==> flow/design.v <==
`timescale 1ns / 1ps
`default_nettype none
module Nbit_reg #(parameter n=1, r=0)
   (input  wire [n-1:0] in,
    output wire [n-1:0] out,
    input  wire         clk,
    input  wire         we,
    input  wire         gwe,
    input  wire         rst
    );
   reg [n-1:0] state;
   assign out = state;
   always @(posedge clk) 
     begin 
       if (gwe & rst) 
         state <= r;
       else if (gwe & we) 
         state <= in; 
     end
endmodule
module gp1(input wire a, b,
           output wire g, p);
   assign g = a & b;
   assign p = a | b;
endmodule
module gp4(input wire [3:0] gin, pin,
           input wire cin,
           output wire gout, pout,
           output wire [2:0] cout);
  assign pout = (&  pin [3:0]);
  assign gout = (gin[0] & pin[1] & pin[2] & pin[3]) |(gin[1] & pin[2] & pin[3])| (gin[2] & pin[3]) | gin[3];
  assign cout[0] = (gin[0] | pin[0] & cin); 
  assign cout[1] = (gin[1] | pin[1] & cout[0]);
  assign cout[2] = (gin[2] | pin[2] & cout[1]);
endmodule
module cla16
  (input wire [15:0]  a, b,
   input wire         cin,
   output wire [15:0] sum);
  wire [15:0] gin, pin;
  genvar i;
  for(i = 0; i < 16; i=i+1) begin
    gp1 g(.a(a[i]), .b(b[i]), .g(gin[i]), .p(pin[i]));
  end
  wire [15:0] cout;
  wire g30_1, p30_1;
  gpn #(4) gf1(.gin(gin[3:0]), .pin(pin[3:0]), .cin(cin), .gout(g30_1), .pout(p30_1), .cout(cout[2:0]));
  assign cout[3] = (cin & p30_1) | g30_1;
  wire g30_2, p30_2;
  gp4 gf2(.gin(gin[7:4]), .pin(pin[7:4]), .cin(cout[3]), .gout(g30_2), .pout(p30_2), .cout(cout[6:4]));
  assign cout[7] = (cout[3] & p30_2) | g30_2;
  wire g30_3, p30_3;
  gp4 gf3(.gin(gin[11:8]), .pin(pin[11:8]), .cin(cout[7]), .gout(g30_3), .pout(p30_3), .cout(cout[10:8]));
  assign cout[11] = (cout[7] & p30_3) | g30_3;
  wire g30_4, p30_4;
  gp4 gf4(.gin(gin[15:12]), .pin(pin[15:12]), .cin(cout[11]), .gout(g30_4), .pout(p30_4), .cout(cout[14:12]));
  assign cout[15] = (cout[11] & p30_4) | g30_4;
  assign sum[0] = a[0] ^ b[0] ^ cin;
  for(i = 1; i < 16; i = i + 1) begin
    assign sum[i] = a[i] ^ b[i] ^ cout[i - 1];
  end
endmodule
module gpn
  #(parameter N = 4)
  (input wire [N-1:0] gin, pin,
   input wire  cin,
   output wire gout, pout,
   output wire [N-2:0] cout);
  assign pout = (&  pin [N - 1:0]);
  wire [N-2: 0] temp;
  genvar i;
  for (i = 0; i < N-1; i = i + 1) begin
    assign temp[i] = gin[i] & (& pin[N-1:i+1]);
  end
  assign gout = (| temp [N-2:0]) | gin[N-1];
  assign cout[0] = (gin[0] | pin[0] & cin); 
  for(i = 0; i < N - 2; i = i + 1) begin
    assign cout[i + 1] = (gin[i + 1] | pin[i + 1] & cout[i]);
  end
endmodule
`timescale 1ns / 1ps
`default_nettype none
module lc4_divider(input  wire [15:0] i_dividend,
                   input  wire [15:0] i_divisor,
                   output wire [15:0] o_remainder,
                   output wire [15:0] o_quotient);
      wire [15:0] temp_rem [16:0];
      wire [15:0] temp_quot [16:0];
      wire [15:0] temp_div [16:0];
      assign temp_rem[0] = 16'b0;
      assign temp_quot[0] = 16'b0;
      assign temp_div[0] = i_dividend;
      genvar i;
      for (i = 0; i < 16; i = i + 1) begin
            lc4_divider_one_iter div_one_iter(.i_dividend(temp_div[i]),
                              .i_divisor(i_divisor),
                              .i_remainder(temp_rem[i]),
                              .i_quotient(temp_quot[i]),
                              .o_dividend(temp_div[i + 1]),
                              .o_remainder(temp_rem[i + 1]),
                              .o_quotient(temp_quot[i + 1]));
      end
      wire divisor_zero_check = (i_divisor == 16'b0);
      assign o_quotient = divisor_zero_check ? 16'b0 : temp_quot[16];
      assign o_remainder = divisor_zero_check ? 16'b0 : temp_rem[16];
endmodule  
module lc4_divider_one_iter(input  wire [15:0] i_dividend,
                            input  wire [15:0] i_divisor,
                            input  wire [15:0] i_remainder,
                            input  wire [15:0] i_quotient,
                            output wire [15:0] o_dividend,
                            output wire [15:0] o_remainder,
                            output wire [15:0] o_quotient);
      wire zerocheck = 0 == i_divisor;
      assign o_dividend = i_dividend << 1;
      wire [15:0] div_shift_t, a_comp_t, prequot, preremainder, tempquot, remshift;
      assign remshift = i_remainder << 1;
      assign div_shift_t = (i_dividend >> 15) & 1'b1;
      assign a_comp_t =  div_shift_t | remshift;
      wire select_t = a_comp_t < i_divisor;
      assign preremainder = (select_t ? a_comp_t : (a_comp_t - i_divisor));
      assign o_remainder = zerocheck ? 16'b0 : preremainder;
      assign tempquot = i_quotient << 1;
      assign prequot = (select_t ? tempquot : tempquot | 1'b1);
      assign o_quotient = zerocheck ? 16'b0 : prequot;
endmodule
`timescale 1ns / 1ps
`default_nettype none
module cla_input_rs (  
      input wire [15:0] insn,
      input wire [15:0] pc,
      input wire [15:0] r1,
      output wire [15:0] rs
);
      assign rs = (insn[15:12] == 4'd1) | (insn[15:12] == 4'd6) | (insn[15:12] == 4'd7) ? r1 : pc;
endmodule
module cla_input_rt (  
      input wire [15:0] insn,
      input wire [15:0] r2,
      input wire [15:0] imm11,
      input wire [15:0] imm5,
      input wire [15:0] uimm7,
      input wire [15:0] imm9,
      input wire [15:0] imm6,
      output wire [15:0] rt
);
      wire [15:0] mux1, mux2;
      assign mux1 = (insn[5:4] == 2'b00) ? r2 : ((insn[5:4] == 2'b01) ? ~r2 : imm5);
      assign mux2 = imm9;
      assign rt = (insn[15:12] == 4'b1100) ? imm11 : 
                  ((insn[15:12] == 4'b0001) ? mux1 : 
                   (insn[15:12] == 4'b0010) ? uimm7 :
                   (insn[15:12] == 4'b0000) ? mux2 :
                   (insn[15:12] == 4'b0110 | insn[15:12] == 4'b0111) ? imm6:
                   16'b0
                  );
endmodule
module cla_input_ci (
      input wire [15:0] insn,
      output wire cin
);
      wire mux_top = (insn[5:3] == 3'b010) ? ((insn[15:12] == 4'b0001) ? 1 : 0) : 0;
      wire mux_bot = (insn[15:12] == 4'b0000 | insn[15:12] == 4'b0100 | insn[15:12] == 4'b1100 | insn[15:12] == 4'b1111) ? 1 : 0;
      assign cin = mux_top | mux_bot;
endmodule
module comparators (
      input wire [15:0] insn,
      input wire [15:0] r1,
      input wire [15:0] r2,
      input wire [15:0] imm7,
      input wire [15:0] uimm7,
      output wire [15:0] comp_out
);
      wire [15:0] mux_rs = (insn[8:7] == 2'b00 | insn[8:7] == 2'b10) ? $signed(r1) : r1; 
      wire [15:0] mux_rt = (insn[8:7] == 2'b00) ? $signed(r2) : 
                        (insn[8:7] == 2'b01) ? r2 :
                        (insn[8:7] == 2'b10) ? imm7 :
                        uimm7;
      wire signed [15:0] signed_comp_out = ($signed(mux_rs) > $signed(mux_rt)) ? 16'b1 : ($signed(mux_rs) == $signed(mux_rt)) ? 16'b0 : 16'hFFFF;
      wire [15:0] unsigned_comp_out = (mux_rs > mux_rt) ? 16'b1 : (mux_rs == mux_rt) ? 16'b0 : 16'hFFFF;
      assign comp_out = (insn[8:7] == 2'b00 | insn[8:7] == 2'b10) ? signed_comp_out : unsigned_comp_out;
endmodule
module lc4_alu(input  wire [15:0] i_insn,
               input wire [15:0]  i_pc,
               input wire [15:0]  i_r1data,
               input wire [15:0]  i_r2data,
               output wire [15:0] o_result);
      wire [15:0] imm5, imm6, imm7, imm9, imm11, uimm4, uimm7, uimm8;
      assign uimm4 = {12'b0, i_insn[3:0]};
      assign uimm7 = {9'b0, i_insn[6:0]};
      assign uimm8 = {8'b0, i_insn[7:0]};
      assign imm5 = {{12{i_insn[4]}}, i_insn[3:0]};
      assign imm6 = {{11{i_insn[5]}}, i_insn[4:0]};
      assign imm7 = {{10{i_insn[6]}}, i_insn[5:0]};
      assign imm9 = {{8{i_insn[8]}}, i_insn[7:0]};
      assign imm11 = {{6{i_insn[10]}}, i_insn[9:0]};
      wire cla_cin;
      wire [15:0] cla_rt, cla_rs;
      cla_input_ci get_cin(.insn(i_insn), .cin(cla_cin));
      cla_input_rs get_rs(.insn(i_insn), .pc(i_pc), .r1(i_r1data), .rs(cla_rs));
      cla_input_rt get_rt(.insn(i_insn), .r2(i_r2data), .imm11(imm11), .imm5(imm5), .uimm7(uimm7), .imm9(imm9), .imm6(imm6), .rt(cla_rt));
      wire [15:0] cla_output;
      cla16 get_cla_out(.a(cla_rs), .b(cla_rt), .cin(cla_cin), .sum(cla_output));
      wire [15:0] mult_out = i_r1data * i_r2data;
      wire [15:0] div_out, mod_out;
      lc4_divider div(.i_dividend(i_r1data), .i_divisor(i_r2data), .o_remainder(mod_out), .o_quotient(div_out));
      wire [15:0] math_mux = (i_insn[5:3] == 3'b011) ? div_out : (i_insn[5:3] == 3'b001) ? mult_out : cla_output;
      wire [15:0] comp_result;
      comparators get_comp(.insn(i_insn), .r1(i_r1data), .r2(i_r2data), .imm7(imm7), .uimm7(uimm7), .comp_out(comp_result));
      wire signed [15:0] sra_temp = $signed(i_r1data) >>> uimm4;
      wire [15:0] shift_result = (i_insn[5:4] == 2'b00) ? (i_r1data << uimm4) : 
                              (i_insn[5:4] == 2'b01) ? sra_temp : 
                              (i_insn[5:4] == 2'b10) ? (i_r1data >> uimm4) : 
                              mod_out;
      wire [15:0] hiconst = (i_r1data & 8'hFF) | (uimm8 << 8);
      wire [15:0] trap = 16'h8000 | uimm8;
      wire [15:0] basic_log = (i_insn[5:3] == 3'b000) ? i_r1data & i_r2data :
                              (i_insn[5:3] == 3'b001) ? ~i_r1data :
                              (i_insn[5:3] == 3'b010) ? i_r1data | i_r2data :
                              (i_insn[5:3] == 3'b011) ? i_r1data ^ i_r2data :
                              i_r1data & imm5;
      wire [15:0] jsr_out =  (i_insn[11] == 1) ? ((i_pc & 16'h8000) | (i_insn[10:0] << 4)) : i_r1data;
      wire [15:0] jmp_out = (i_insn[11] == 1) ? cla_output : i_r1data;
      assign o_result =  (i_insn[15:12] == 4'b0100) ? jsr_out : 
                        (i_insn[15:12] == 4'b0101) ? basic_log : 
                        (i_insn[15:12] == 4'b1101) ? hiconst : 
                        (i_insn[15:12] == 4'b1111) ? trap :  
                        (i_insn[15:12] == 4'b1001) ? imm9 : 
                        (i_insn[15:12] == 4'b1010) ? shift_result : 
                        (i_insn[15:12] == 4'b0010) ? comp_result : 
                        (i_insn[15:12] == 4'b0001) ? math_mux : 
                        (i_insn[15:12] == 4'b1100) ? jmp_out : 
                        (i_insn[15:12] == 4'b0000) ? cla_output : 
                        (i_insn[15:12] == 4'b0110) ? cla_output : 
                        (i_insn[15:12] == 4'b0111) ? cla_output :
                        (i_insn[15:12] == 4'b1000) ? i_r1data : 
                        16'b0;
endmodule
`timescale 1ns / 1ps
`default_nettype none
module lc4_decoder(input  wire [15:0] insn,                
                   output wire [ 2:0] r1sel,               
                   output wire        r1re,                
                   output wire [ 2:0] r2sel,               
                   output wire        r2re,                
                   output wire [ 2:0] wsel,                
                   output wire        regfile_we,          
                   output wire        nzp_we,              
                   output wire        select_pc_plus_one,  
                   output wire        is_load,             
                   output wire        is_store,            
                   output wire        is_branch,           
                   output wire        is_control_insn      
                   );
   wire [3:0] opcode = insn[15:12];
   assign     is_branch = (opcode == 4'b0000 & insn != 0);
   wire       is_arith = (opcode == 4'b0001);
   wire       is_add = (is_arith & (insn[5:3] == 3'b000));
   wire       is_mul = (is_arith & (insn[5:3] == 3'b001));
   wire       is_sub = (is_arith & (insn[5:3] == 3'b010));
   wire       is_div = (is_arith & (insn[5:3] == 3'b011));
   wire       is_addi = (is_arith & insn[5]);
   wire       is_compare = (opcode == 4'b0010);
   wire       is_cmp = (is_compare & (insn[8:7] == 2'b00));
   wire       is_cmpu = (is_compare & (insn[8:7] == 2'b01));
   wire       is_cmpi = (is_compare & (insn[8:7] == 2'b10));
   wire       is_cmpiu = (is_compare & (insn[8:7] == 2'b11));
   wire       is_jsr = (insn[15:11] == 5'b01001);
   wire       is_jsrr = (insn[15:11] == 5'b01000);
   wire       is_logic = (opcode == 4'b0101);
   wire       is_and = (is_logic & (insn[5:3] == 3'b000));
   wire       is_not = (is_logic & (insn[5:3] == 3'b001));
   wire       is_or = (is_logic & (insn[5:3] == 3'b010));
   wire       is_xor = (is_logic & (insn[5:3] == 3'b011));
   wire       is_andi = (is_logic & insn[5]);
   wire       is_ldr = (opcode == 4'b0110);
   wire       is_str = (opcode == 4'b0111);
   wire       is_rti = (opcode == 4'b1000);
   wire       is_const = (opcode == 4'b1001);
   wire       is_shift = (opcode == 4'b1010);
   wire       is_sll = (is_shift & (insn[5:4] == 2'b00));
   wire       is_sra = (is_shift & (insn[5:4] == 2'b01));
   wire       is_srl = (is_shift & (insn[5:4] == 2'b10));
   wire       is_mod = (is_shift & (insn[5:4] == 2'b11));
   wire       is_jmpr = (insn[15:11] == 5'b11000);
   wire       is_jmp = (insn[15:11] == 5'b11001);
   wire       is_hiconst = (opcode == 4'b1101);
   wire       is_trap = (opcode == 4'b1111);
   assign r1sel = (is_compare | is_hiconst) ? insn[11:9] :   
                  (is_rti) ? 3'd7 : insn[8:6];
   assign r1re = is_arith | 
                 is_compare | 
                 is_jsrr | 
                 is_logic | 
                 is_ldr | 
                 is_str | 
                 is_rti | 
                 is_shift | 
                 is_jmpr |
                 is_hiconst
                 ;
   assign r2sel = (is_str) ? insn[11:9] : insn[2:0];  
   assign r2re = is_add | is_mul |  is_sub | is_div |
                 is_cmp | is_cmpu |
                 is_and | is_or | is_xor |
                 is_str |
                 is_mod;
   assign wsel = (is_jsr | is_jsrr | is_trap) ? 3'd7 : insn[11:9];   
   assign regfile_we = is_arith | is_jsr | is_jsrr | is_logic | is_ldr | is_const | is_shift | is_hiconst | is_trap;
   assign nzp_we = regfile_we | is_compare;
   assign select_pc_plus_one = is_trap | is_jsrr | is_jsr;
   assign is_load = is_ldr;
   assign is_store = is_str;
   assign is_control_insn =  is_jsr | is_jsrr | is_rti | is_jmpr | is_jmp | is_trap;
endmodule
`timescale 1ns / 1ps
`default_nettype none
module lc4_regfile #(parameter n = 16)
   (input  wire         clk,
    input  wire         gwe,
    input  wire         rst,
    input  wire [  2:0] i_rs,       
    output wire [n-1:0] o_rs_data,  
    input  wire [  2:0] i_rt,       
    output wire [n-1:0] o_rt_data,  
    input  wire [  2:0] i_rd,       
    input  wire [n-1:0] i_wdata,    
    input  wire         i_rd_we     
    );
    wire [8:0] registers_write_q;
    wire [16:0] o_data_temp [8:0];
    genvar i;
    for (i = 0; i < 8; i=i+1) begin
        assign registers_write_q[i] = (i_rd == i) & i_rd_we;
        Nbit_reg #(16, 0) thing_register(.in(i_wdata), .out(o_data_temp[i]), .clk(clk), .we(registers_write_q[i]), .gwe(gwe), .rst(rst));
    end
    assign o_rs_data = i_rs == 0 ? o_data_temp[0] :
                       i_rs == 1 ? o_data_temp[1] :
                       i_rs == 2 ? o_data_temp[2] :
                       i_rs == 3 ? o_data_temp[3] :
                       i_rs == 4 ? o_data_temp[4] :
                       i_rs == 5 ? o_data_temp[5] :
                       i_rs == 6 ? o_data_temp[6] :
                       o_data_temp[7];
    assign o_rt_data = i_rt == 0 ? o_data_temp[0] :
                       i_rt == 1 ? o_data_temp[1] :
                       i_rt == 2 ? o_data_temp[2] :
                       i_rt == 3 ? o_data_temp[3] :
                       i_rt == 4 ? o_data_temp[4] :
                       i_rt == 5 ? o_data_temp[5] :
                       i_rt == 6 ? o_data_temp[6] :
                       o_data_temp[7];
endmodule
`timescale 1ns / 1ps
`default_nettype none
module lc4_processor
   (input  wire        clk,                 
    input wire         rst,  
    input wire         gwe,  
    output wire [15:0] o_cur_pc,  
    input wire [15:0]  i_cur_insn,  
    output wire [15:0] o_dmem_addr,  
    input wire [15:0]  i_cur_dmem_data,  
    output wire        o_dmem_we,  
    output wire [15:0] o_dmem_towrite,  
    output wire [1:0]  test_stall,  
    output wire [15:0] test_cur_pc,  
    output wire [15:0] test_cur_insn,  
    output wire        test_regfile_we,  
    output wire [2:0]  test_regfile_wsel,  
    output wire [15:0] test_regfile_data,  
    output wire        test_nzp_we,  
    output wire [2:0]  test_nzp_new_bits,  
    output wire        test_dmem_we,  
    output wire [15:0] test_dmem_addr,  
    output wire [15:0] test_dmem_data,  
    input wire [7:0]   switch_data,  
    output wire [7:0]  led_data  
    );
   wire [15:0]   pc;       
   wire [15:0]   next_pc;  
   wire stall_load = is_load_X && ((r1sel_D_pre == wsel_X && r1re_D_pre) ||
                     ((r2sel_D_pre == wsel_X && r2re_D_pre) && ~is_store_D_pre));
   wire not_stall_q = ~stall_load && (~is_load_X || ~is_branch_D_pre);
   wire branched_q = (is_control_insn_X) || (is_branch_X & nzp_correct);
   wire [15:0] i_cur_insn_F = branched_q ? 16'b0 : i_cur_insn;
   wire [15:0] pc_F = branched_q ? 16'b0 : pc;
   wire [1:0] stall_F = branched_q ? 2'd2 : (not_stall_q ? 2'd0 : 2'd3);
   Nbit_reg #(16, 16'h8200) pc_reg (.in(next_pc), .out(pc), .clk(clk), .we(not_stall_q), .gwe(gwe), .rst(rst));
   wire [15:0] pc_D_pre, i_cur_insn_D_pre;
   Nbit_reg #(16, 16'h8200) pc_reg_D (.in(pc_F), .out(pc_D_pre), .clk(clk), .we(not_stall_q), .gwe(gwe), .rst(rst));
   Nbit_reg #(16, 16'b0) i_cur_insn_reg_D (.in(i_cur_insn_F), .out(i_cur_insn_D_pre), .clk(clk), .we(not_stall_q), .gwe(gwe), .rst(rst));
   wire [1:0] stall_D_pre;
   Nbit_reg #(2, 2'b10) stall_reg_D(.in(stall_F), .out(stall_D_pre), .clk(clk), .we(not_stall_q), .gwe(gwe), .rst(rst));
   wire [2:0] r1sel_D_pre, r2sel_D_pre, wsel_D_pre;
   wire r1re_D_pre, r2re_D_pre, regfile_we_D_pre, nzp_we_D_pre, select_pc_plus_one_D_pre, is_load_D_pre, is_store_D_pre, is_branch_D_pre, is_control_insn_D_pre;
   lc4_decoder decodermain(.insn(i_cur_insn_D_pre),  .r1sel(r1sel_D_pre), .r1re(r1re_D_pre), .r2sel(r2sel_D_pre), .r2re(r2re_D_pre), .wsel(wsel_D_pre), .regfile_we(regfile_we_D_pre), .nzp_we(nzp_we_D_pre), .select_pc_plus_one(select_pc_plus_one_D_pre), .is_load(is_load_D_pre), .is_store(is_store_D_pre), .is_branch(is_branch_D_pre), .is_control_insn(is_control_insn_D_pre));
   wire [15:0] o_rs_data1, o_rt_data1;
   lc4_regfile #(16) theregisterfile(.clk(clk), .gwe(gwe), .rst(rst),
    .i_rs(r1sel_D_pre),       
    .o_rs_data(o_rs_data1),  
    .i_rt(r2sel_D_pre),       
    .o_rt_data(o_rt_data1),  
    .i_rd_we(regfile_we_W),     
    .i_rd(wsel_W),       
    .i_wdata(i_wdata)    
    );
   wire[15:0] o_rs_data = (r1sel_D_pre == wsel_W) && regfile_we_W && r1re_D_pre ? i_wdata : o_rs_data1;
   wire[15:0] o_rt_data = (r2sel_D_pre == wsel_W) && regfile_we_W && r2re_D_pre ? i_wdata : o_rt_data1;
   wire [15:0] pc_plus_1, pc_plus_1_D;
   cla16 cla_one(.a(pc), .b(0), .cin(1), .sum(pc_plus_1));
   Nbit_reg #(16, 16'b0) pc_plus_one_reg_D(.in(pc_plus_1), .out(pc_plus_1_D), .clk(clk), .we(not_stall_q), .gwe(gwe), .rst(rst));
   wire r1re_D, r2re_D, regfile_we_D, nzp_we_D, select_pc_plus_one_D, is_load_D, is_store_D, is_branch_D, is_control_insn_D;
   wire nop_question = branched_q || ~not_stall_q;
   wire [15:0] pc_D = nop_question ? 16'b0 :  pc_D_pre;
   wire[15:0] i_cur_insn_D = nop_question ? 16'b0 :  i_cur_insn_D_pre;
   wire [2:0] r1sel_D,r2sel_D, wsel_D;
   assign r1sel_D = nop_question ? 3'b0 :  r1sel_D_pre;
   assign r2sel_D = nop_question ? 3'b0 :  r2sel_D_pre;
   assign wsel_D = nop_question ? 3'b0 :  wsel_D_pre;
   assign r1re_D = nop_question ? 1'b0 :  r1re_D_pre;
   assign r2re_D = nop_question ? 1'b0 :  r2re_D_pre;
   assign regfile_we_D = nop_question ? 1'b0 :  regfile_we_D_pre;
   assign select_pc_plus_one_D = nop_question ? 1'b0 :  select_pc_plus_one_D_pre;
   assign is_load_D = nop_question ? 1'b0 : is_load_D_pre;
   assign is_store_D = nop_question ? 1'b0 :  is_store_D_pre;
   assign is_branch_D = nop_question ? 1'b0 :  is_branch_D_pre;
   assign is_control_insn_D = nop_question ? 1'b0 :  is_control_insn_D_pre;
   assign nzp_we_D = nop_question ? 1'b0 :  nzp_we_D_pre;
   wire [1:0] stall_D = branched_q ? 2'b10 : (not_stall_q ? stall_D_pre : 2'b11);
   wire [1:0] stall_X;
   wire [2:0] r1sel_X,r2sel_X, wsel_X;
   wire r1re_X, r2re_X, regfile_we_X, nzp_we_X, select_pc_plus_one_X, is_load_X, is_store_X, is_branch_X, is_control_insn_X;
   wire [15:0] pc_X, o_rs_data_X, o_rt_data_X, i_cur_insn_X, pc_plus_1_X;
   Nbit_reg #(2, 2'b10) stall_reg_X(.in(stall_D), .out(stall_X), .clk(clk), .we(1'b1), .gwe(gwe), .rst(rst));
   Nbit_reg #(16, 16'h8200) pc_reg_X (.in(pc_D), .out(pc_X), .clk(clk), .we(1'b1), .gwe(gwe), .rst(rst));
   Nbit_reg #(16, 0) reg_rs_X (.in(o_rs_data), .out(o_rs_data_X), .clk(clk), .we(1'b1), .gwe(gwe), .rst(rst));
   Nbit_reg #(16, 0) reg_rt_X (.in(o_rt_data), .out(o_rt_data_X), .clk(clk), .we(1'b1), .gwe(gwe), .rst(rst));
   Nbit_reg #(16, 16'b0) pc_plus_one_reg_X(.in(pc_plus_1_D), .out(pc_plus_1_X), .clk(clk), .we(1'b1), .gwe(gwe), .rst(rst));
   Nbit_reg #(3, 0) r1sel_reg_X (.in(r1sel_D), .out(r1sel_X), .clk(clk), .we(1'b1), .gwe(gwe), .rst(rst));
   Nbit_reg #(3, 0) r2sel_reg_X (.in(r2sel_D), .out(r2sel_X), .clk(clk), .we(1'b1), .gwe(gwe), .rst(rst));
   Nbit_reg #(3, 0) wsel_reg_X (.in(wsel_D), .out(wsel_X), .clk(clk), .we(1'b1), .gwe(gwe), .rst(rst));
   Nbit_reg #(1, 0) r1re_reg_X (.in(r1re_D), .out(r1re_X), .clk(clk), .we(1'b1), .gwe(gwe), .rst(rst));
   Nbit_reg #(1, 0) r2re_reg_X (.in(r2re_D), .out(r2re_X), .clk(clk), .we(1'b1), .gwe(gwe), .rst(rst));
   Nbit_reg #(1, 0) regfile_we_reg_X (.in(regfile_we_D), .out(regfile_we_X), .clk(clk), .we(1'b1), .gwe(gwe), .rst(rst));
   Nbit_reg #(1, 0) nzp_we_reg_X (.in(nzp_we_D), .out(nzp_we_X), .clk(clk), .we(1'b1), .gwe(gwe), .rst(rst));
   Nbit_reg #(1, 0) select_pc_plus_one_reg_X (.in(select_pc_plus_one_D), .out(select_pc_plus_one_X), .clk(clk), .we(1'b1), .gwe(gwe), .rst(rst));
   Nbit_reg #(1, 0) is_load_reg_X (.in(is_load_D), .out(is_load_X), .clk(clk), .we(1'b1), .gwe(gwe), .rst(rst));
   Nbit_reg #(1, 0) is_store_reg_X (.in(is_store_D), .out(is_store_X), .clk(clk), .we(1'b1), .gwe(gwe), .rst(rst));
   Nbit_reg #(1, 0) is_branch_reg_X (.in(is_branch_D), .out(is_branch_X), .clk(clk), .we(1'b1), .gwe(gwe), .rst(rst));
   Nbit_reg #(1, 0) is_control_insn_reg_X (.in(is_control_insn_D), .out(is_control_insn_X), .clk(clk), .we(1'b1), .gwe(gwe), .rst(rst));
   Nbit_reg #(16, 0) i_cur_insn_reg_X (.in(i_cur_insn_D), .out(i_cur_insn_X), .clk(clk), .we(1'b1), .gwe(gwe), .rst(rst));
   wire [15:0] bypass_r1_1 = (r1sel_X == wsel_W) && regfile_we_W ? i_wdata : o_rs_data_X;
   wire [15:0] bypass_r2_1 = (r2sel_X == wsel_W) && regfile_we_W ? i_wdata : o_rt_data_X;
   wire [15:0] bypass_r1_full = (r1sel_X == wsel_M) && regfile_we_M ? alu_result_M : bypass_r1_1;
   wire [15:0] bypass_r2_full = (r2sel_X == wsel_M) && regfile_we_M ? alu_result_M : bypass_r2_1;
   wire [15:0] alu_result;
   lc4_alu alu_main(.i_insn(i_cur_insn_X), .i_pc(pc_X), .i_r1data(bypass_r1_full), .i_r2data(bypass_r2_full),
               .o_result(alu_result));
   wire [1:0] stall_M;
   Nbit_reg #(2, 2'b10) stall_reg_M(.in(stall_X), .out(stall_M), .clk(clk), .we(1'b1), .gwe(gwe), .rst(rst));
   wire [15:0] pc_M;
   Nbit_reg #(16, 16'h8200) pc_reg_M (.in(pc_X), .out(pc_M), .clk(clk), .we(1'b1), .gwe(gwe), .rst(rst));
   wire [15:0] o_rs_data_M;
   wire [15:0] o_rt_data_M_1;
   wire [15:0] alu_result_M;
   Nbit_reg #(16, 0) reg_rs_M (.in(bypass_r1_full), .out(o_rs_data_M), .clk(clk), .we(1'b1), .gwe(gwe), .rst(rst));
   Nbit_reg #(16, 0) reg_rt_M (.in(bypass_r2_full), .out(o_rt_data_M_1), .clk(clk), .we(1'b1), .gwe(gwe), .rst(rst));
   Nbit_reg #(16, 0) alu_result_reg_M (.in(alu_result), .out(alu_result_M), .clk(clk), .we(1'b1), .gwe(gwe), .rst(rst));
   wire[15:0] pc_plus_1_M;
   Nbit_reg #(16, 16'b0) pc_plus_one_reg_M(.in(pc_plus_1_X), .out(pc_plus_1_M), .clk(clk), .we(1'b1), .gwe(gwe), .rst(rst));
   wire [15:0] i_cur_insn_M;
   wire [2:0] r1sel_M, r2sel_M, wsel_M;
   wire r1re_M, r2re_M, regfile_we_M, nzp_we_M, select_pc_plus_one_M, is_load_M, is_store_M, is_branch_M, is_control_insn_M;
   Nbit_reg #(3, 0) r1sel_reg_M (.in(r1sel_X), .out(r1sel_M), .clk(clk), .we(1'b1), .gwe(gwe), .rst(rst));
   Nbit_reg #(3, 0) r2sel_reg_M (.in(r2sel_X), .out(r2sel_M), .clk(clk), .we(1'b1), .gwe(gwe), .rst(rst));
   Nbit_reg #(3, 0) wsel_reg_M (.in(wsel_X), .out(wsel_M), .clk(clk), .we(1'b1), .gwe(gwe), .rst(rst));
   Nbit_reg #(1, 0) r1re_reg_M (.in(r1re_X), .out(r1re_M), .clk(clk), .we(1'b1), .gwe(gwe), .rst(rst));
   Nbit_reg #(1, 0) r2re_reg_M (.in(r2re_X), .out(r2re_M), .clk(clk), .we(1'b1), .gwe(gwe), .rst(rst));
   Nbit_reg #(1, 0) regfile_we_reg_M (.in(regfile_we_X), .out(regfile_we_M), .clk(clk), .we(1'b1), .gwe(gwe), .rst(rst));
   Nbit_reg #(1, 0) nzp_we_reg_M (.in(nzp_we_X), .out(nzp_we_M), .clk(clk), .we(1'b1), .gwe(gwe), .rst(rst));
   Nbit_reg #(1, 0) select_pc_plus_one_reg_M (.in(select_pc_plus_one_X), .out(select_pc_plus_one_M), .clk(clk), .we(1'b1), .gwe(gwe), .rst(rst));
   Nbit_reg #(1, 0) is_load_reg_M (.in(is_load_X), .out(is_load_M), .clk(clk), .we(1'b1), .gwe(gwe), .rst(rst));
   Nbit_reg #(1, 0) is_store_reg_M (.in(is_store_X), .out(is_store_M), .clk(clk), .we(1'b1), .gwe(gwe), .rst(rst));
   Nbit_reg #(1, 0) is_branch_reg_M (.in(is_branch_X), .out(is_branch_M), .clk(clk), .we(1'b1), .gwe(gwe), .rst(rst));
   Nbit_reg #(1, 0) is_control_insn_reg_M (.in(is_control_insn_X), .out(is_control_insn_M), .clk(clk), .we(1'b1), .gwe(gwe), .rst(rst));
   Nbit_reg #(16, 0) i_cur_insn_reg_M (.in(i_cur_insn_X), .out(i_cur_insn_M), .clk(clk), .we(1'b1), .gwe(gwe), .rst(rst));
   wire [15:0] o_rt_data_M =  regfile_we_W && is_store_M && r2sel_M == wsel_W ? i_wdata : o_rt_data_M_1;
   wire [15:0] o_dmem_towrite_M = is_store_M ? o_rt_data_M : 16'b0;
   wire o_dmem_we_M = is_store_M;
   wire [15:0] o_dmem_addr_M = (is_load_M | is_store_M) ? alu_result_M : 16'b0;
   assign o_dmem_we = o_dmem_we_M;
   assign o_dmem_addr = o_dmem_addr_M;
   assign o_dmem_towrite = o_dmem_towrite_M;
   wire [15:0] i_cur_dmem_data_M = i_cur_dmem_data;
   Nbit_reg #(2, 2'b10) stall_reg_W(.in(stall_M), .out(test_stall), .clk(clk), .we(1'b1), .gwe(gwe), .rst(rst));
   wire [15:0] o_dmem_addr_W, o_dmem_towrite_W, i_cur_dmem_data_W;
   wire o_dmem_we_W;
   Nbit_reg #(16, 0) o_dem_addr_reg_W (.in(o_dmem_addr_M), .out(o_dmem_addr_W), .clk(clk), .we(1'b1), .gwe(gwe), .rst(rst));
   Nbit_reg #(16, 0) o_dem_towrite_reg_W (.in(o_dmem_towrite_M), .out(o_dmem_towrite_W), .clk(clk), .we(1'b1), .gwe(gwe), .rst(rst));
   Nbit_reg #(1, 0) o_dem_we_reg_W (.in(o_dmem_we_M), .out(o_dmem_we_W), .clk(clk), .we(1'b1), .gwe(gwe), .rst(rst));
   Nbit_reg #(16, 0) i_cur_dmem_data_reg_W (.in(i_cur_dmem_data_M), .out(i_cur_dmem_data_W), .clk(clk), .we(1'b1), .gwe(gwe), .rst(rst));
   wire[15:0] pc_plus_1_W;
   Nbit_reg #(16, 16'b0) pc_plus_one_reg_W(.in(pc_plus_1_M), .out(pc_plus_1_W), .clk(clk), .we(1'b1), .gwe(gwe), .rst(rst));
   wire [15:0] pc_W;
   Nbit_reg #(16, 16'h8200) pc_reg_W (.in(pc_M), .out(pc_W), .clk(clk), .we(1'b1), .gwe(gwe), .rst(rst));
   wire [15:0] o_rs_data_W;
   wire [15:0] o_rt_data_W;
   wire [15:0] alu_result_W;
   Nbit_reg #(16, 0) reg_rs_W (.in(o_rs_data_M), .out(o_rs_data_W), .clk(clk), .we(1'b1), .gwe(gwe), .rst(rst));
   Nbit_reg #(16, 0) reg_rt_W (.in(o_rt_data_M), .out(o_rt_data_W), .clk(clk), .we(1'b1), .gwe(gwe), .rst(rst));
   Nbit_reg #(16, 0) alu_result_reg_W (.in(alu_result_M), .out(alu_result_W), .clk(clk), .we(1'b1), .gwe(gwe), .rst(rst));
   wire [15:0] i_cur_insn_W;
   wire [2:0] r1sel_W, r2sel_W, wsel_W;
   wire r1re_W, r2re_W, regfile_we_W, nzp_we_W, select_pc_plus_one_W, is_load_W, is_store_W, is_branch_W, is_control_insn_W;
   Nbit_reg #(3, 0) r1sel_reg_W (.in(r1sel_M), .out(r1sel_W), .clk(clk), .we(1'b1), .gwe(gwe), .rst(rst));
   Nbit_reg #(3, 0) r2sel_reg_W (.in(r2sel_M), .out(r2sel_W), .clk(clk), .we(1'b1), .gwe(gwe), .rst(rst));
   Nbit_reg #(3, 0) wsel_reg_W (.in(wsel_M), .out(wsel_W), .clk(clk), .we(1'b1), .gwe(gwe), .rst(rst));
   Nbit_reg #(1, 0) r1re_reg_W (.in(r1re_M), .out(r1re_W), .clk(clk), .we(1'b1), .gwe(gwe), .rst(rst));
   Nbit_reg #(1, 0) r2re_reg_W (.in(r2re_M), .out(r2re_W), .clk(clk), .we(1'b1), .gwe(gwe), .rst(rst));
   Nbit_reg #(1, 0) regfile_we_reg_W (.in(regfile_we_M), .out(regfile_we_W), .clk(clk), .we(1'b1), .gwe(gwe), .rst(rst));
   Nbit_reg #(1, 0) nzp_we_reg_W (.in(nzp_we_M), .out(nzp_we_W), .clk(clk), .we(1'b1), .gwe(gwe), .rst(rst));
   Nbit_reg #(1, 0) select_pc_plus_one_reg_W (.in(select_pc_plus_one_M), .out(select_pc_plus_one_W), .clk(clk), .we(1'b1), .gwe(gwe), .rst(rst));
   Nbit_reg #(1, 0) is_load_reg_W (.in(is_load_M), .out(is_load_W), .clk(clk), .we(1'b1), .gwe(gwe), .rst(rst));
   Nbit_reg #(1, 0) is_store_reg_W (.in(is_store_M), .out(is_store_W), .clk(clk), .we(1'b1), .gwe(gwe), .rst(rst));
   Nbit_reg #(1, 0) is_branch_reg_W (.in(is_branch_M), .out(is_branch_W), .clk(clk), .we(1'b1), .gwe(gwe), .rst(rst));
   Nbit_reg #(1, 0) is_control_insn_reg_W (.in(is_control_insn_M), .out(is_control_insn_W), .clk(clk), .we(1'b1), .gwe(gwe), .rst(rst));
   Nbit_reg #(16, 0) i_cur_insn_reg_W (.in(i_cur_insn_M), .out(i_cur_insn_W), .clk(clk), .we(1'b1), .gwe(gwe), .rst(rst));
   wire [15:0] nzp_new_bits_input = is_control_insn_X ? pc_plus_1_X : alu_result;
   wire [2:0] nzp_new_bits = ($signed(nzp_new_bits_input) == 0) ? 3'b010 : 
                        ($signed(nzp_new_bits_input) > 0) ? 3'b001 :
                        3'b100;
   wire nzp_from_load = is_load_M && ~(nzp_we_X && ~is_load_X);
   wire [2:0] nzp_load_bits = ($signed(i_cur_dmem_data) == 0) ? 3'b010 :
                              ($signed(i_cur_dmem_data) > 0) ? 3'b001 :
                              3'b100;
   wire [2:0] nzp_reg_in = nzp_from_load ? nzp_load_bits : nzp_new_bits;
   wire [2:0] nzp_new_bits_M;
   Nbit_reg #(3, 0) nzp_reg_M (.in(nzp_new_bits), .out(nzp_new_bits_M), .clk(clk), .we(1'b1), .gwe(gwe), .rst(rst));
   wire [2:0] nzp_new_bits_W;
   Nbit_reg #(3, 0) nzp_reg_W (.in(nzp_new_bits_M), .out(nzp_new_bits_W), .clk(clk), .we(1'b1), .gwe(gwe), .rst(rst));
   wire nzp_correct = i_cur_insn_X[11] == 1 & nzp_old_bits == 3'b100 | 
                     i_cur_insn_X[10] == 1 & nzp_old_bits == 3'b010 |
                     i_cur_insn_X[9] == 1 & nzp_old_bits == 3'b001;
   wire [2:0] nzp_old_bits;
   Nbit_reg #(3, 0) nzp_reg (.in(nzp_reg_in), .out(nzp_old_bits), .clk(clk), .we(nzp_we_X | is_load_M), .gwe(gwe), .rst(rst));
   assign next_pc = (branched_q) ? alu_result : pc_plus_1;
   wire [15:0] alu_datamem_output = is_load_W ? i_cur_dmem_data_W : alu_result_W;
   wire [15:0] i_wdata = (select_pc_plus_one_W ? pc_plus_1_W : alu_datamem_output);
   assign test_cur_pc = pc_W;
   assign test_cur_insn = i_cur_insn_W;
   assign test_regfile_wsel = wsel_W;
   assign test_regfile_data = regfile_we_W ? i_wdata : 16'b0;
   assign test_nzp_we = nzp_we_W;
   assign test_dmem_we = is_store_W;
   assign test_nzp_new_bits = is_load_W ? ($signed(i_cur_dmem_data_W) == 0) ? 3'b010 : 
                        ($signed(i_cur_dmem_data_W) > 0) ? 3'b001 :
                        3'b100 : nzp_new_bits_W;
   assign test_dmem_addr = o_dmem_addr_W;
   assign test_dmem_data = is_store_W ? o_dmem_towrite_W : (is_load_W ? i_cur_dmem_data_W : 16'b0);
   assign test_regfile_we = regfile_we_W;
   assign o_cur_pc = pc;
endmodule
`timescale 1ns / 1ps
`default_nettype none
module lc4_core
   (input  wire        clk,
    input  wire        rst,
    output wire [15:0] o_cur_pc,
    input  wire [15:0] i_cur_insn,
    output wire [15:0] o_dmem_addr,
    input  wire [15:0] i_cur_dmem_data,
    output wire        o_dmem_we,
    output wire [15:0] o_dmem_towrite,
    output wire [1:0]  test_stall,
    output wire [15:0] test_cur_pc,
    output wire [15:0] test_cur_insn,
    output wire        test_regfile_we,
    output wire [2:0]  test_regfile_wsel,
    output wire [15:0] test_regfile_data,
    output wire        test_nzp_we,
    output wire [2:0]  test_nzp_new_bits,
    output wire        test_dmem_we,
    output wire [15:0] test_dmem_addr,
    output wire [15:0] test_dmem_data
    );
   wire [7:0] led_unused;
   lc4_processor proc (.clk(clk), .rst(rst), .gwe(1'b1),
                       .o_cur_pc(o_cur_pc), .i_cur_insn(i_cur_insn),
                       .o_dmem_addr(o_dmem_addr), .i_cur_dmem_data(i_cur_dmem_data),
                       .o_dmem_we(o_dmem_we), .o_dmem_towrite(o_dmem_towrite),
                       .test_stall(test_stall), .test_cur_pc(test_cur_pc),
                       .test_cur_insn(test_cur_insn), .test_regfile_we(test_regfile_we),
                       .test_regfile_wsel(test_regfile_wsel), .test_regfile_data(test_regfile_data),
                       .test_nzp_we(test_nzp_we), .test_nzp_new_bits(test_nzp_new_bits),
                       .test_dmem_we(test_dmem_we), .test_dmem_addr(test_dmem_addr),
                       .test_dmem_data(test_dmem_data),
                       .switch_data(8'd0), .led_data(led_unused));
endmodule
# --- Step by step through the tools: lc4_core ---
# What the tools print for lc4_core, step after step.
# Lines are those of the file above, counted from 1.
# Operators: Yosys type, input widths -> output width; for muxes data width and select width s.
# Cell names lack the library's common part.
design:
  design: "lc4_core"
  clk_port: "clk"
  lib: "sky130hd"
  corner: "tt_025C_1v80"

# --- After elaboration ---
# Source: Yosys, flattened and elaborated. Widths are those after wreduce. Registers that Yosys merges into a memory's read port (data or address) are not register bits. Print and check cells do not count.
bits:
  ff_bits: 516
  latch_bits: 0
  ram_bits: 0
  rom_bits: 0
  clocked_rd_ports_x_width: 0
  memories: 0
  in_bits: 34
  output_inout_bits: 140
  word_cells: 604
op_classes:
  addsub: 16
  multipliers: 1
  n_div: 0
  n_cmp: 21
  eq_ne: 71
  shifts: 3
  mux: 139
  bitwise: 244
  reduce_logical: 48
ops:
  columns: ["op", "count"]
  rows:
  - ["$mux 16", 76]
  - ["$mux 15", 30]
  - ["$mul 16x16->16", 1]
  - ["$or 1x16->16", 15]
  - ["$lt 16x16->1", 15]
  - ["$sub 15x15->15", 14]
  - ["$logic_not 32->1", 3]
  - ["$or 1x1->1", 86]
  - ["$and 1x1->1", 81]
  - ["$gt 16x1->1 const B", 3]
  - ["$xor 1x1->1", 47]
  - ["$eq 4x4->1 const B", 11]
  - ["$mux 3", 12]
  - ["$eq 3x2->1 const B", 11]
  - ["$eq 3x3->1 const B", 11]
  - ["$gt 16x16->1", 2]
  - ["$eq 16x16->1", 2]
  - ["$and 16x16->16", 2]
  - ["$not 16->16", 2]
  - ["$eq 4x3->1 const B", 7]
  - ["$eq 3x3->1", 9]
  - ["$reduce_and 4->1", 6]
  - ["$mux 1", 20]
  - ["$eq 3x1->1 const B", 6]
  - ["$logic_and 1x1->1", 17]
  - ["$lt 1x16->1", 1]
  - ["$or 16x15->16", 1]
  - ["$sub 16x16->16", 1]
# Other operator kinds: 25; their cells: 51.

# --- Depth ---
# Longest topological path by Yosys (ltp), each cell counted once; first at word level (registers and memories cut), then after technology mapping (sequential cells cut; the memories' decode and read muxes count).
depth:
  ltp_word: 81
  abc_area: 0
  ltp_mapped: 195
  depth_no_buf: 179

# --- Synthesis result ---
# The flow's flattened synthesis, as Yosys stat reports it; memories are mapped. The netlist is that of the ABC_AREA named above (0 if unset); the other value can give another one.
# Totals and module areas in this step are rounded.
by_type:
  columns: ["type", "count", "area_total_um2"]
  rows:
  - ["dfxtp_1", 515, 1.03E+04]
  - ["ha_1", 389, 4.87E+03]
  - ["nand2_1", 912, 3.42E+03]
  - ["a21oi_1", 552, 2762.65]
  - ["nor2_1", 625, 2346]
  - ["fa_1", 107, 2.14E+03]
  - ["o21ai_0", 331, 1.66E+03]
  - ["nor2b_1", 239, 1.5E+03]
  - ["xnor2_1", 163, 1.43E+03]
  - ["clkbuf_1", 301, 1.13E+03]
  - ["inv_1", 275, 1032.24]
  - ["a211oi_1", 109, 818.285]
  - ["mux2i_1", 79, 790.758]
  - ["a21o_1", 100, 750.72]
  - ["and2_1", 100, 625.6]
  - ["o21a_1", 82, 615.59]
  - ["xor2_1", 70, 613.088]
  - ["nand3_1", 119, 595.571]
# Other cell types: 87; their cells: 1141.
synth_totals:
  cell_count: 6209
  yosys_area_um2: 46000
  sequential_area_um2: 10000
  ff_cells: 515
# By module: a second synthesis without flattening, with its own total; a netlist apart from the flattened one above.
hier_totals:
  hier_cells: 7565
  hier_area_um2: 61000
# Rows give one instance, submodules left out.
by_module:
  columns: ["module", "instances", "cells", "area_um2", "mod_seq_area_um2"]
  rows:
  - ["lc4_divider_one_iter", 16, 221, 1500, 0.0]
  - ["Nbit_reg", 19, 37, 510, 320]
  - ["lc4_alu", 1, 1191, 8400, 0.0]
  - ["lc4_processor", 1, 531, 3700, 0.0]
  - ["Nbit_reg", 5, 39, 520, 320]
  - ["Nbit_reg", 5, 37, 510, 320]
  - ["lc4_regfile #(n=16)", 1, 313, 2400, 0.0]
  - ["cla_input_rt", 1, 167, 1100, 0.0]
  - ["Nbit_reg", 9, 8, 100, 60]
  - ["lc4_divider", 1, 81, 830, 0.0]
  - ["comparators", 1, 109, 790, 0.0]
  - ["Nbit_reg", 17, 4, 41, 20]
  - ["cla_input_rs", 1, 93, 700, 0.0]
  - ["cla16", 2, 36, 340, 0.0]
# Further modules, not shown: 7.

# --- Timing after synthesis ---
# Source: OpenSTA report_checks on the synthesized netlist (no wires, ideal clock, input and output delay 20% of the period each), path of least setup slack; recovery checks are left aside. Register names are those of the netlist, which keeps one name where synthesis merged equal registers.
synth_path:
  path_kind: "flip-flop to flip-flop"
  start: "register proc.wsel_reg_W.state[0]"
  end: "register proc.nzp_reg.state"
  tclk_ns: 40.0
  t_first_pin_ns: 0.000
  arrival_ns: 36.800
  required_time_ns: 39.878
  setup_slack_ns: 3.078
  path_delay_ns: 36.922
  driving_pins: 164
  n_path_buf: 27
  synth_period_reached_ns: 36.922
# "path_delay_ns" is the arrival time less input delay plus setup time.
# "driving_pins" counts driving pins, that of a launching flip-flop among them; a cell with two outputs on the path counts twice.
# "synth_period_reached_ns" is the clock period less the worst setup slack; recovery checks do not enter. This is arithmetic on one report: input and output delays are still those of the set period (20% each).
# Where an end lacks its bit number, it is one bit of the signal, or one of the new flip-flops if synthesis recoded a state register.
# The rows between start and end are the longest chain of elaborated cells between them; the timing report does not say that the signal goes this way. Where chains are equally long, one stands for them.
# A line is the first line of the expression or statement that the cell stems from. Yosys adds cells for indexed reads and writes and turns some case tables into memories.
synth_via:
  cell_sequence: "dfxtp_1 buf_6 xnor2_1 and4_1 buf_4 buf_4 mux2i_1 a21o_1 buf_1 ha_1 o211ai_1 nor4_2 and2_1 ha_1 a211oi_2 o21ai_0 a311o_1 a41oi_2 [128 not listed] clkbuf_1 mux2_2 and2_1 ha_1 or3_1 o21bai_1 a21o_1 a41o_1 o22ai_1 clkbuf_1 clkbuf_1 nand3_1 a21oi_1 o22ai_1 or3_1 nor4_1 o21ai_1 a311o_1"
  elab_chain_cells: 81
  cone_cells: 282
  cone_classes: "add/sub (16); mul (1); compare (19); eq/ne (4); shift (3); mux (93); logic (136); reduce/logical (10)"
synth_lines:
  columns: ["element", "line_no", "source"]
  rows:
  - ["start: declaration", 11, "reg [n-1:0] state;"]
  - ["start: assignment", 16, "state <= r;"]
  - ["start: assignment", 18, "state <= in;"]
  - ["$eq 3x3->1", 453, "wire [15:0] bypass_r1_1 = (r1sel_X == wsel_W) && regfile_we_W ? i_wdata : o_rs_data_X;"]
  - ["$logic_and 1x1->1", 453, null]
  - ["$mux 16", 453, null]
  - ["$mux 16", 455, "wire [15:0] bypass_r1_full = (r1sel_X == wsel_M) && regfile_we_M ? alu_result_M : bypass_r1_1;"]
  - ["$sub 1x15->15", 121, "assign preremainder = (select_t ? a_comp_t : (a_comp_t - i_divisor));"]
  - ["$mux 15", 121, null]
  - ["$mux 15", 122, "assign o_remainder = zerocheck ? 16'b0 : preremainder;"]
  - ["[67 not listed]", null, null]
  - ["$mux 16", 225, "(i_insn[15:12] == 4'b0101) ? basic_log :"]
  - ["$mux 16", 224, "assign o_result =  (i_insn[15:12] == 4'b0100) ? jsr_out :"]
  - ["$mux 16", 529, "wire [15:0] nzp_new_bits_input = is_control_insn_X ? pc_plus_1_X : alu_result;"]
  - ["$gt 16x1->1", 531, "($signed(nzp_new_bits_input) > 0) ? 3'b001 :"]
  - ["$mux 3", 531, null]
  - ["$mux 3", 530, "wire [2:0] nzp_new_bits = ($signed(nzp_new_bits_input) == 0) ? 3'b010 :"]
  - ["$mux 3", 537, "wire [2:0] nzp_reg_in = nzp_from_load ? nzp_load_bits : nzp_new_bits;"]
  - ["end: assignment", 16, null]
  - ["end: assignment", 18, null]
  - ["end: declaration", 11, null]

# --- Path in the finished layout ---
# Path of least setup slack in the final report of run A (OpenROAD, finished layout, wires in). Where an end is a register, its clock arrival counts in the times.
layout_path:
  path_kind: "flip-flop to flip-flop"
  start: "register proc.r1sel_reg_X.state[2]"
  end: "register proc.nzp_reg.state"
  tclk_ns: 29.2
  t_first_pin_ns: 0.66
  arrival_ns: 32.69
  required_time_ns: 29.76
  setup_slack_ns: -2.93
  driving_pins: 183
  n_path_buf: 50
# Where an end lacks its bit number, it is one bit of the signal, or one of the new flip-flops if synthesis recoded a state register.
# The rows between start and end are the longest chain of elaborated cells between them; the timing report does not say that the signal goes this way. Where chains are equally long, one stands for them.
layout_via:
  cell_sequence: "dfxtp_1 buf_4 xnor2_2 a41oi_2 a211oi_2 nor2_4 inv_4 ha_4 inv_2 ha_4 o221a_4 nand3_2 nor2_1 a21oi_1 o21ai_1 buf_4 fa_2 a211oi_4 [147 not listed] buf_4 buf_4 mux2_4 and2_4 ha_4 or3_4 o21bai_4 a21o_1 a41o_1 buf_6 o22a_4 o21ai_2 nand3b_1 a221o_1 or3_4 nor4_4 o21ai_4 a311o_1"
  elab_chain_cells: 81
  cone_cells: 272
  lines_between: 61
  cone_classes: "add/sub (16); mul (1); compare (19); eq/ne (4); shift (3); mux (85); logic (135); reduce/logical (9)"
layout_lines:
  columns: ["element", "line_no", "source"]
  rows:
  - ["start: declaration", 11, "reg [n-1:0] state;"]
  - ["start: assignment", 16, "state <= r;"]
  - ["start: assignment", 18, "state <= in;"]
  - ["$eq 3x3->1", 453, "wire [15:0] bypass_r1_1 = (r1sel_X == wsel_W) && regfile_we_W ? i_wdata : o_rs_data_X;"]
  - ["$logic_and 1x1->1", 453, null]
  - ["$mux 16", 453, null]
  - ["$mux 16", 455, "wire [15:0] bypass_r1_full = (r1sel_X == wsel_M) && regfile_we_M ? alu_result_M : bypass_r1_1;"]
  - ["$sub 1x15->15", 121, "assign preremainder = (select_t ? a_comp_t : (a_comp_t - i_divisor));"]
  - ["$mux 15", 121, null]
  - ["$mux 15", 122, "assign o_remainder = zerocheck ? 16'b0 : preremainder;"]
  - ["[67 not listed]", null, null]
  - ["$mux 16", 225, "(i_insn[15:12] == 4'b0101) ? basic_log :"]
  - ["$mux 16", 224, "assign o_result =  (i_insn[15:12] == 4'b0100) ? jsr_out :"]
  - ["$mux 16", 529, "wire [15:0] nzp_new_bits_input = is_control_insn_X ? pc_plus_1_X : alu_result;"]
  - ["$gt 16x1->1", 531, "($signed(nzp_new_bits_input) > 0) ? 3'b001 :"]
  - ["$mux 3", 531, null]
  - ["$mux 3", 530, "wire [2:0] nzp_new_bits = ($signed(nzp_new_bits_input) == 0) ? 3'b010 :"]
  - ["$mux 3", 537, "wire [2:0] nzp_reg_in = nzp_from_load ? nzp_load_bits : nzp_new_bits;"]
  - ["end: assignment", 16, null]
  - ["end: assignment", 18, null]
  - ["end: declaration", 11, null]

# Below are 5 stored runs of the flow (Yosys, OpenROAD; platform sky130hd) on lc4_core, each with its settings and what was measured, unordered. Constraints: input delay and output delay 20% of the set period each, output load 0.01 pF.
# "achieved_clock_period_ns" = clock period - worst setup slack. The figure is calculated, with input and output delays left at 20% of the set period.
# "timing.worst_path_ns" means the part of the period allowed to the worst setup path (the constraints hold back 20% at inputs and 20% at outputs) less its slack; where the path has registers, the arrival times of their clocks count too.
# Values from the reports are rounded here.
runs:
  - name: "run A"
    settings:
      CORE_UTILIZATION: 40
      period_ns: 29.2
      CAP_MARGIN: 20
      CORE_MARGIN: 2
      SLEW_MARGIN: 20
    results:
      design.die.area_um2: 120000
      post_route_util_pct: 56
      setupTns_ns: -94
      timing.setup.ws_ns: -2.9
      final_hold_ws_ns: 0.40
      timing.worst_path_ns: 32.13
      worst_setup_path_type: "flip-flop to flip-flop"
      synthesis_area_um2: 46000
      achieved_clock_period_ns: 32.133
  - name: "run B"
    settings:
      CORE_UTILIZATION: 40
      period_ns: 40.0
      CAP_MARGIN: 20
      CORE_MARGIN: 2
      SLEW_MARGIN: 20
    results:
      design.die.area_um2: 120000
      post_route_util_pct: 45
      setupTns_ns: 0.000
      timing.setup.ws_ns: 2.0
      final_hold_ws_ns: 0.41
      timing.worst_path_ns: 37.98
      worst_setup_path_type: "flip-flop to flip-flop"
      synthesis_area_um2: 46000
      achieved_clock_period_ns: 37.978
  - name: "run C"
    settings:
      ABC_AREA: 1
      CELL_PAD_IN_SITES_DETAIL_PLACEMENT: 1
      CELL_PAD_IN_SITES_GLOBAL_PLACEMENT: 3
      CORE_MARGIN: 8
      CORE_UTILIZATION: 72
      CTS_CLUSTER_DIAMETER: 57
      GPL_ROUTABILITY_DRIVEN: 0
      GPL_TIMING_DRIVEN: 0
      HOLD_SLACK_MARGIN: 0.06
      MIN_ROUTING_LAYER: "met2"
      SETUP_SLACK_MARGIN: 5.0
      TNS_END_PERCENT: 90
      period_ns: 57.2
      CAP_MARGIN: 20
      SLEW_MARGIN: 20
    outcome: "stopped before the end: placement reported GPL-0301"
  - name: "run D"
    settings:
      CELL_PAD_IN_SITES_DETAIL_PLACEMENT: 2
      CORE_MARGIN: 2
      CORE_UTILIZATION: 23
      CTS_CLUSTER_DIAMETER: 315
      GPL_ROUTABILITY_DRIVEN: 0
      PLACE_DENSITY_LB_ADDON: 0.29
      SETUP_SLACK_MARGIN: -2.0
      period_ns: 66.8
      CAP_MARGIN: 20
      SLEW_MARGIN: 20
    results:
      design.die.area_um2: 200000
      post_route_util_pct: 26
      setupTns_ns: 0.000
      timing.setup.ws_ns: 19
      final_hold_ws_ns: 0.44
      timing.worst_path_ns: 47.69
      worst_setup_path_type: "flip-flop to flip-flop"
      synthesis_area_um2: 46000
      achieved_clock_period_ns: 47.686
  - name: "run E"
    settings:
      CELL_PAD_IN_SITES_DETAIL_PLACEMENT: 1
      CELL_PAD_IN_SITES_GLOBAL_PLACEMENT: 3
      CORE_MARGIN: 4
      CORE_UTILIZATION: 72
      CTS_CLUSTER_DIAMETER: 57
      GPL_ROUTABILITY_DRIVEN: 0
      GPL_TIMING_DRIVEN: 0
      HOLD_SLACK_MARGIN: 0.06
      MIN_ROUTING_LAYER: "met2"
      SETUP_SLACK_MARGIN: 5.0
      TNS_END_PERCENT: 20
      period_ns: 57.2
      CAP_MARGIN: 20
      SLEW_MARGIN: 20
    outcome: "stopped before the end: placement reported GPL-0301"
